==> flow/design.v <==
module  CONV(
	input		clk,
	input		reset,
	output	reg	busy,	
	input		ready,	
	output	reg [11:0]	iaddr,
	input	signed [19:0] idata,	
	output	 reg cwr,
	output	 reg [11:0]	caddr_wr,
	output	 reg [19:0]	cdata_wr,
	output	 reg	crd,
	output	 reg [11:0]	caddr_rd,
	input	 [19:0]	cdata_rd,
	output reg 	[2:0] 	csel
	);
	reg [11:0] image_addr;
	reg [11:0] L1_image_addr;
	reg [9:0] L1_write_addr;
	wire [11:0] L1_image_addr1;
	wire [11:0] L1_image_addr2;
	wire [11:0] L1_image_addr3;
	wire [11:0] image_addr1;
	wire [11:0] image_addr2;
	wire [11:0] image_addr3;
	wire [11:0] image_addr4;
	wire [11:0] image_addr5;
	wire [11:0] image_addr6;
	wire [11:0] image_addr7;
	wire [11:0] image_addr8;
	reg [2:0] state , next_state;
	reg [3:0] kernel_count;
	reg signed	[19:0] ker;
	reg signed [19:0] cdata_max;
	reg signed [39:0] gray_data;
	reg signed [39:0] L0_conv_data;
	wire signed [39:0] L0_round_data;
	wire signed [19:0] L0_relu_data;
	wire zero_padding;
	parameter  INIT = 3'b000 ;
	parameter  L0_READ = 3'b001 ;
	parameter  RELU = 3'b010 ;
	parameter  L0_WRITE = 3'b011 ;
	parameter  L1_INIT = 3'b100 ;
	parameter  L1_READ = 3'b101 ;
	parameter  L1_WRITE = 3'b110 ;
	parameter  FINISH = 3'b111 ;
always @(posedge clk or posedge reset) begin
	if (reset) begin
		state <= INIT;
	end
	else begin
		state <= next_state;
	end
end
always@(*)begin
    case (state)
        INIT:begin
			if(ready) next_state =  L0_READ;
            else next_state = INIT;
		end 
        L0_READ :begin
			if(kernel_count == 4'd10) next_state = RELU;
			else next_state = L0_READ;
		end 
		RELU :begin
			next_state = L0_WRITE;
		end 
		L0_WRITE: begin
			if(image_addr == 12'd4095) next_state = L1_INIT;
			else next_state = L0_READ;
		end
		L1_INIT: begin
			 next_state = L1_READ;
		end
		L1_READ: begin
			 if(kernel_count ==  4'd6) next_state = L1_WRITE;
			 else next_state = L1_READ;
		end
		L1_WRITE: begin
			 if(L1_write_addr == 10'd1023) next_state = FINISH;
			 else next_state = L1_READ;
		end
		FINISH: begin
			 next_state = FINISH;
		end
        default: begin
			next_state = FINISH;
		end
    endcase
end
always @(*) begin
    case (state)
        INIT: begin
                busy = 0;
				cwr =  0;
				csel = 3'b000;
				crd = 0;
        end 
        L0_READ: begin
                busy = 1;
				cwr =  0;
				csel = 3'b000;
				crd = 0; 
        end
		RELU: begin
				busy = 1;
				cwr =  0;
				csel = 3'b000;
				crd = 0;
		end
		L0_WRITE: begin
				busy = 1;
				cwr =  1;
				csel = 3'b001;
				crd = 0;
		end
		L1_INIT:begin
				busy = 1;
				cwr =  0;
				csel = 3'b000;
				crd = 0;
		end
		L1_READ:begin
				busy = 1;
				cwr =  0;
				csel = 3'b001;
				crd =  1;
		end
		L1_WRITE:begin
				busy = 1;
				cwr =  1;
				csel = 3'b011;
				crd =  0;
		end
        FINISH: begin
                busy = 0;
				cwr =  0;
				csel = 3'b000;
				crd = 0;
        end
        default: begin
                busy = 0;
				cwr =  0;
				csel = 3'b000;
				crd = 0;
		end
    endcase
end
always @(posedge clk) begin
	if(state == INIT) begin
		image_addr <= 12'b0;
	end
	else if(state == L0_WRITE ) begin
		image_addr <= image_addr + 1;
	end
end
assign image_addr1 = image_addr-12'b000001000001;
assign image_addr2 = image_addr1+12'b000000000001;
assign image_addr3 = image_addr2+12'b000000000001;
assign image_addr4 = image_addr-12'b000000000001;
assign image_addr5 = image_addr+12'b000000000001;
assign image_addr6 = image_addr+12'b000000111111;
assign image_addr7 = image_addr6+12'b000000000001;
assign image_addr8 = image_addr7+12'b000000000001;
always @(posedge clk ) begin
	case (kernel_count)
		4'd0: 	iaddr <= image_addr;
		4'd1: 	iaddr <= image_addr1;
		4'd2: 	iaddr <= image_addr2;
		4'd3:	iaddr <= image_addr3;
		4'd4:	iaddr <= image_addr4;
		4'd5:	iaddr <= image_addr5;
		4'd6:	iaddr <= image_addr6;
		4'd7:	iaddr <= image_addr7;
		4'd8:	iaddr <= image_addr8;
		default: begin
		end
	endcase
end
assign zero_padding = 	 ((image_addr[11:6] == 6'b000000) && (kernel_count==4'd2||kernel_count==4'd3||kernel_count==4'd4))
						||((image_addr[11:6] == 6'b111111) && (kernel_count==4'd7||kernel_count==4'd8||kernel_count==4'd9))
						||((image_addr[5:0] == 6'b000000) && (kernel_count==4'd2||kernel_count==4'd5||kernel_count==4'd7))
						||((image_addr[5:0]	== 6'b111111) && (kernel_count==4'd4||kernel_count==4'd6||kernel_count==4'd9));
always@(*) begin
	if(reset) begin
		ker = 20'HF8F71;
	end
	else begin
		case (kernel_count)
			4'd1:	ker = 20'HF8F71;
			4'd2:	ker = 20'H0A89E;
			4'd3:	ker = 20'H092D5;
			4'd4:	ker = 20'H06D43;
			4'd5:	ker = 20'H01004;
			4'd6:	ker = 20'HF6E54;
			4'd7:	ker = 20'HFA6D7;
			4'd8:	ker = 20'HFC834;
			4'd9:	ker = 20'HFAC19;
			default:ker = 20'H00000;
		endcase
	end
end
always @(posedge clk) begin
	if(state == INIT) begin
		gray_data <= 20'sb0;
	end
	else if(state == L0_READ ) begin
		case (kernel_count)
			4'd1: 	gray_data  <= (zero_padding)?20'sb0:idata*ker;
			4'd2: 	gray_data  <= (zero_padding)?20'sb0:idata*ker;
			4'd3:	gray_data  <= (zero_padding)?20'sb0:idata*ker;
			4'd4:	gray_data  <= (zero_padding)?20'sb0:idata*ker;
			4'd5:	gray_data  <= (zero_padding)?20'sb0:idata*ker;
			4'd6:	gray_data  <= (zero_padding)?20'sb0:idata*ker;
			4'd7:	gray_data  <= (zero_padding)?20'sb0:idata*ker;
			4'd8:	gray_data  <= (zero_padding)?20'sb0:idata*ker; 
			4'd9: 	gray_data  <= (zero_padding)?20'sb0:idata*ker;
			default: begin
				gray_data  <= 20'sb0;
			end
		endcase
	end
end
always @(posedge clk) begin
	if(state == INIT || state == RELU || state == L1_WRITE) begin
		kernel_count <= 4'b0;
	end
	else if(state == L0_READ ) begin
		kernel_count <= kernel_count + 1;
	end
	else if (state == L1_READ)begin
		kernel_count <= kernel_count + 1;
	end
end
always@(posedge clk or posedge reset) 
begin
	if(reset) begin
		L0_conv_data <= 0;
    end else if (state == L0_WRITE) begin 
        L0_conv_data <= 0;       
    end else begin 
        L0_conv_data <= L0_conv_data + gray_data;
    end
end
assign L0_round_data = (state == RELU && L0_conv_data[15] ) ? 
						(L0_conv_data+40'h0013110000):(L0_conv_data+40'h0013100000);
assign L0_relu_data =  (L0_round_data>0) ? L0_round_data[35:16] :20'b0; 
always @(posedge clk or posedge reset) begin
	if(reset)begin
		cdata_wr <= 0;
	end
	else begin
		case (state)
			INIT:		cdata_wr <= 0;
			L0_READ:	cdata_wr <= 0;
			RELU:		cdata_wr <= L0_relu_data;
			L0_WRITE:	cdata_wr <= cdata_wr;
			L1_INIT:	cdata_wr <= 0;
			L1_READ:	cdata_wr <= (kernel_count == 4'd6)?cdata_max:0;
			L1_WRITE:	cdata_wr <= 0;
			FINISH: 	cdata_wr <= 0;
			default: 	cdata_wr <= 0;
		endcase
	end
end
always @(posedge clk or posedge reset) begin
	if(reset)begin
		caddr_wr <= 0;
	end
	else begin
		case (state)
			INIT:		caddr_wr <= image_addr;
			L0_READ:	caddr_wr <= image_addr;
			RELU:		caddr_wr <= image_addr;
			L0_WRITE:	caddr_wr <= image_addr;
			L1_INIT:	caddr_wr <= L1_write_addr;
			L1_READ:	caddr_wr <= L1_write_addr;
			L1_WRITE:	caddr_wr <= L1_write_addr;
			FINISH: 	caddr_wr <= 0;
			default: 	begin
			end
		endcase
	end
end
always @(posedge clk or posedge reset) begin
	if (reset) begin
		L1_image_addr <=12'b0; 
	end
	else if(state == L1_WRITE) begin
		if(L1_image_addr[5:0] == 6'b111110)
			L1_image_addr <= L1_image_addr +12'b000001000010;
		else 
			L1_image_addr <= L1_image_addr +12'b000000000010;	
	end
end
assign L1_image_addr1 = L1_image_addr + 12'd1;
assign L1_image_addr2 = L1_image_addr + 12'd64;
assign L1_image_addr3 = L1_image_addr + 12'd65;
always @(posedge clk or posedge reset) begin
	if (reset) begin
		L1_write_addr <= 10'b0;
	end
	else if (state == L1_WRITE)begin
		L1_write_addr <= L1_write_addr +1;
	end
end
always@(posedge clk or posedge reset) begin
	if(reset) begin
		caddr_rd <= 12'b0;
	end
	else if (state == L1_READ)begin
		case (kernel_count)
			4'd1:	caddr_rd  <= L1_image_addr;
			4'd2:	caddr_rd  <= L1_image_addr1;
			4'd3:	caddr_rd  <= L1_image_addr2;
			4'd4:	caddr_rd  <= L1_image_addr3;
			default: caddr_rd <=  12'b0;
		endcase
	end
end
always@(posedge clk or posedge reset)begin
	if(reset) begin
		cdata_max <= 20'b0;
	end
	else if(state == L1_READ)begin
		case (kernel_count)
			4'd0:  	cdata_max  <= 20'b0;
			4'd1:  	cdata_max  <= 20'b0;
			4'd2:	cdata_max  <= (cdata_max >= cdata_rd)?cdata_max:cdata_rd;
			4'd3:	cdata_max  <= (cdata_max >= cdata_rd)?cdata_max:cdata_rd;
			4'd4:	cdata_max  <= (cdata_max >= cdata_rd)?cdata_max:cdata_rd;
			4'd5:	cdata_max  <= (cdata_max >= cdata_rd)?cdata_max:cdata_rd;
			default: begin
			end
		endcase
	end
end
endmodule
From RTL to reports: CONV
What the tools print for CONV, step after step.
Lines are those of the file above, counted from 1.
Library cell names are shortened.
The mark -- stands for no value.
Inputs
  top: CONV
  clock port: clk
  cell library: sky130hd
  corner: tt_025C_1v80

Elaborated design
Source: Yosys, flattened and elaborated, memories not mapped. Widths are those after wreduce. Print and check cells do not count.
Memory sizes are those after Yosys's memory passes, which may raise the word count (mostly to a power of two), join words into wider ones and drop unused or constant bits.
Bit counts
  flip-flop bits (word level): 197
  bits in read-only memories: 360
  word width x clocked read ports: 20
  memories: 2
  bits of input ports: 43
Memories
  (name not given): words 16, width 20, rd ports 1, write ports 0, line 189  | case (kernel_count)
  (name not given): words 8, width 5, rd ports 1, write ports 0, line 92  | case (state)
Cells by class
  add/sub/neg operators: 19
  multipliers: 1
  $lt $le $gt $ge: 2
  equality and inequality tests: 23
  multiplexer cells: 24
  reduce/logical cells: 32
Operators by type and width (number)
  20-bit by 20-bit multiplier with 40-bit output: 1
  40-bit 2-to-1 mux: 4
  12-bit parallel mux with 9-bit select: 1
  12-bit by 1-bit adder with 12-bit output with constant B: 7
  40-bit by 29-bit adder with 40-bit output with constant B: 2
  20-bit 2-to-1 mux: 4
  20-bit parallel mux with 3-bit select: 1
  12-bit parallel mux with 4-bit select: 1
  40-bit by 1-bit greater-than comparator with 1-bit output with constant B: 1
  40-bit adder: 1
  20-bit parallel mux with 2-bit select: 1
  12-bit by 7-bit adder with 12-bit output with constant B: 3
  12-bit parallel mux with 3-bit select: 1
  3-bit parallel mux with 8-bit select: 1
  20-bit >= comparator: 1
  6-bit equality test with constant B: 3
  4-bit by 3-bit equality test with 1-bit output with constant B: 4
  4-bit 2-to-1 mux: 4
  1-bit logical OR: 13
  12-bit by 1-bit subtractor with 12-bit output with constant B: 1
  12-bit equality test with constant B: 1
  12-bit by 2-bit adder with 12-bit output with constant B: 1
  12-bit by 6-bit adder with 12-bit output with constant B: 1
  12-bit by 7-bit subtractor with 12-bit output with constant B: 1
  3-bit equality test with constant B: 4
  4-bit equality test with constant B: 3
  6-bit zero test: 2
  12-bit 2-to-1 mux: 1
Other operator kinds: 23; their cells: 32.

Longest topological paths
Yosys ltp: most cells in a row. Word level: on the elaborated netlist, between registers, memories and ports. Mapped: between sequential cells and ports; inverters and the memories' decode and read muxes count.
Logic depth
  depth after elaboration: 9
  ABC_AREA: 0
  depth in mapped cells: 28

Netlist
The flow's flattened synthesis, as Yosys stat reports it; memories are mapped. The netlist is that of the ABC_AREA named above (0 if unset); the other value can give another one.
Cells by type
  fa_1: number 413, total area 8267.93 µm²
  dfrtp_1: number 128, total area 3.2E+03 µm²
  ha_1: number 193, total area 2.41E+03 µm²
  inv_1: number 560, total area 2.1E+03 µm²
  dfxtp_1: number 73, total area 1.46E+03 µm²
  nand2_1: number 313, total area 1.17E+03 µm²
  xnor2_1: number 100, total area 875.84 µm²
  nor2_1: number 233, total area 874.589 µm²
  o21ai_0: number 128, total area 640.614 µm²
  and2_1: number 100, total area 625.6 µm²
  a21oi_1: number 124, total area 620.595 µm²
  nor2b_1: number 94, total area 588.064 µm²
  xor2_1: number 61, total area 534.262 µm²
  clkbuf_1: number 125, total area 469.2 µm²
  edfxtp_1: number 12, total area 360.346 µm²
  a22oi_1: number 46, total area 345.331 µm²
  mux2i_1: number 31, total area 310.298 µm²
  a21o_1: number 39, total area 292.781 µm²
Not listed: further types 76, cells in them 418.
Mapped netlist
  cell count: 3191
  synthesis area: 28228.3 µm²
  flip-flops: 213

Timing after synthesis
OpenSTA on the mapped netlist: ideal clock, no wires. The path of least setup slack (recovery checks aside). Input and output delay are each 20% of the period. Register names are those of the netlist, which keeps one name where synthesis merged equal registers.
Path post-synthesis
  kind: input to register
  from: input reset
  to: register gray_data[39]
  clock period: 10.0 ns
  setup time: 0.117 ns
  arrival time: 9.072 ns
  slack: 0.811 ns
  path delay: 7.189 ns
  stages on the path: 27
  path buffers: 4
  synthesis period reached: 9.189 ns
"path delay" is the arrival time less input delay plus setup time.
"stages on the path" counts driving pins, that of a launching flip-flop among them; a cell with two outputs on the path counts twice.
"synthesis period reached" is the clock period less the worst setup slack; recovery checks do not enter. This is arithmetic on one report: input and output delays are still those of the set period (20% each).
The rows between start and end are the longest chain of elaborated cells between them; the timing report does not say that the signal goes this way. Where chains are equally long, one stands for them.
A line is the first line of the expression or statement that the cell stems from. Yosys adds cells for indexed reads and writes and turns some case tables into memories.
At most two assigning lines are given for a register; there are more.
On the way, post-synthesis
  cells stage by stage: clkbuf_1 -> clkbuf_1 -> nor2_1 -> clkbuf_1 -> nor2b_1 -> fa_1 -> inv_1 -> fa_1 -> fa_1 -> inv_1 -> fa_1 -> fa_1 -> fa_1 -> inv_1 -> fa_1 -> inv_1 -> ha_1 -> clkbuf_1 -> nand3_1 -> o211ai_1 -> or3b_2 -> a21oi_1 -> o31ai_2 -> a2111oi_2 -> o31ai_1 -> xnor2_1 -> a22o_1
  cells in the longest elaborated chain: 4
  elaborated cells on any way between the ends: 4
Ends and longest elaborated chain, post-synthesis
  start: declaration: line 3  | input reset,
  20-bit 2-to-1 mux: line 185  | if(reset) begin
  20-bit by 20-bit multiplier with 40-bit output: line 217  | 4'd9: gray_data <= (zero_padding)?20'sb0:idata*ker;
  40-bit 2-to-1 mux: line 217
  40-bit 2-to-1 mux: line 208  | case (kernel_count)
  end: assignment: line 209  | 4'd1: gray_data <= (zero_padding)?20'sb0:idata*ker;
  end: assignment: line 210  | 4'd2: gray_data <= (zero_padding)?20'sb0:idata*ker;
  end: declaration: line 34  | reg signed [39:0] gray_data;

Timing after layout
Path of least setup slack in the final report of job 1 (OpenROAD, finished layout, wires in). Where an end is a register, its clock arrival counts in the times.
Path after layout
  kind: input to register
  from: input reset
  to: register gray_data[39]
  clock period: 9.25 ns
  setup time: 0.10 ns
  arrival time: 9.30 ns
  slack: 0.40 ns
  stages on the path: 26
  path buffers: 3
The rows between start and end are the longest chain of elaborated cells between them; the timing report does not say that the signal goes this way. Where chains are equally long, one stands for them.
At most two assigning lines are given for a register; there are more.
On the way, after layout
  cells stage by stage: clkdlybuf4s50_1 -> buf_4 -> or2_2 -> and2_1 -> fa_1 -> inv_1 -> fa_1 -> fa_1 -> inv_1 -> fa_1 -> fa_1 -> fa_1 -> inv_1 -> fa_1 -> inv_1 -> ha_1 -> a21oi_1 -> o21ai_0 -> or3b_2 -> a21oi_1 -> buf_4 -> o31ai_2 -> a2111oi_2 -> o31ai_1 -> xnor2_1 -> a22o_1
  cells in the longest elaborated chain: 4
  elaborated cells on any way between the ends: 4
Ends and longest elaborated chain, after layout
  start: declaration: line 3  | input reset,
  20-bit 2-to-1 mux: line 185  | if(reset) begin
  20-bit by 20-bit multiplier with 40-bit output: line 217  | 4'd9: gray_data <= (zero_padding)?20'sb0:idata*ker;
  40-bit 2-to-1 mux: line 217
  40-bit 2-to-1 mux: line 208  | case (kernel_count)
  end: assignment: line 209  | 4'd1: gray_data <= (zero_padding)?20'sb0:idata*ker;
  end: assignment: line 210  | 4'd2: gray_data <= (zero_padding)?20'sb0:idata*ker;
  end: declaration: line 34  | reg signed [39:0] gray_data;

Add stored flow runs of CONV

Measured data: module CONV, platform sky130hd, 4 stored runs of the flow under differing settings, order arbitrary. Input and output delays are each 20% of the period that was set; the output load is 0.01 pF.
"achieved clock period (ns)" means the clock period less the worst setup slack. The figure is calculated, with input and output delays left at 20% of the set period.

settings of job 1
{
  "CORE_UTILIZATION": 40,
  "period_ns": 9.25,
  "CAP_MARGIN": 20,
  "CORE_MARGIN": 2,
  "SLEW_MARGIN": 20
}
report of job 1
yosys chip area after synthesis (um^2): 28228.3
finish__design__die__area: 72711.1
finish__design__instance__area__stdcell: 32367.3
finish__timing__setup__ws: 0.403
finish__timing__setup__tns: 0.000
achieved clock period (ns): 8.847

settings of job 2
{
  "CORE_UTILIZATION": 40,
  "SETUP_SLACK_MARGIN": 1.83,
  "period_ns": 9.25,
  "CAP_MARGIN": 20,
  "CORE_MARGIN": 2,
  "SLEW_MARGIN": 20
}
report of job 2
yosys chip area after synthesis (um^2): 28228.3
finish__design__die__area: 72711.1
finish__design__instance__area__stdcell: 33475.9
finish__timing__setup__ws: 1.339
finish__timing__setup__tns: 0.000
achieved clock period (ns): 7.911

settings of job 3
{
  "CORE_MARGIN": 7,
  "SLEW_MARGIN": 10,
  "period_ns": 10.0,
  "CAP_MARGIN": 20,
  "CORE_UTILIZATION": 40
}
report of job 3
yosys chip area after synthesis (um^2): 28228.3
finish__design__die__area: 78204.1
finish__design__instance__area__stdcell: 31561.5
finish__timing__setup__ws: 0.858
finish__timing__setup__tns: 0.000
achieved clock period (ns): 9.142

settings of job 4
{
  "CAP_MARGIN": 0,
  "CORE_MARGIN": 10,
  "CORE_UTILIZATION": 51,
  "GPL_TIMING_DRIVEN": 0,
  "HOLD_SLACK_MARGIN": 0.17,
  "SETUP_SLACK_MARGIN": 2.4,
  "SLEW_MARGIN": 10,
  "period_ns": 10.0
}
report of job 4
yosys chip area after synthesis (um^2): 28228.3
finish__design__die__area: 65160.2
finish__design__instance__area__stdcell: 33027.9
finish__timing__setup__ws: 1.569
finish__timing__setup__tns: 0.000
achieved clock period (ns): 8.431
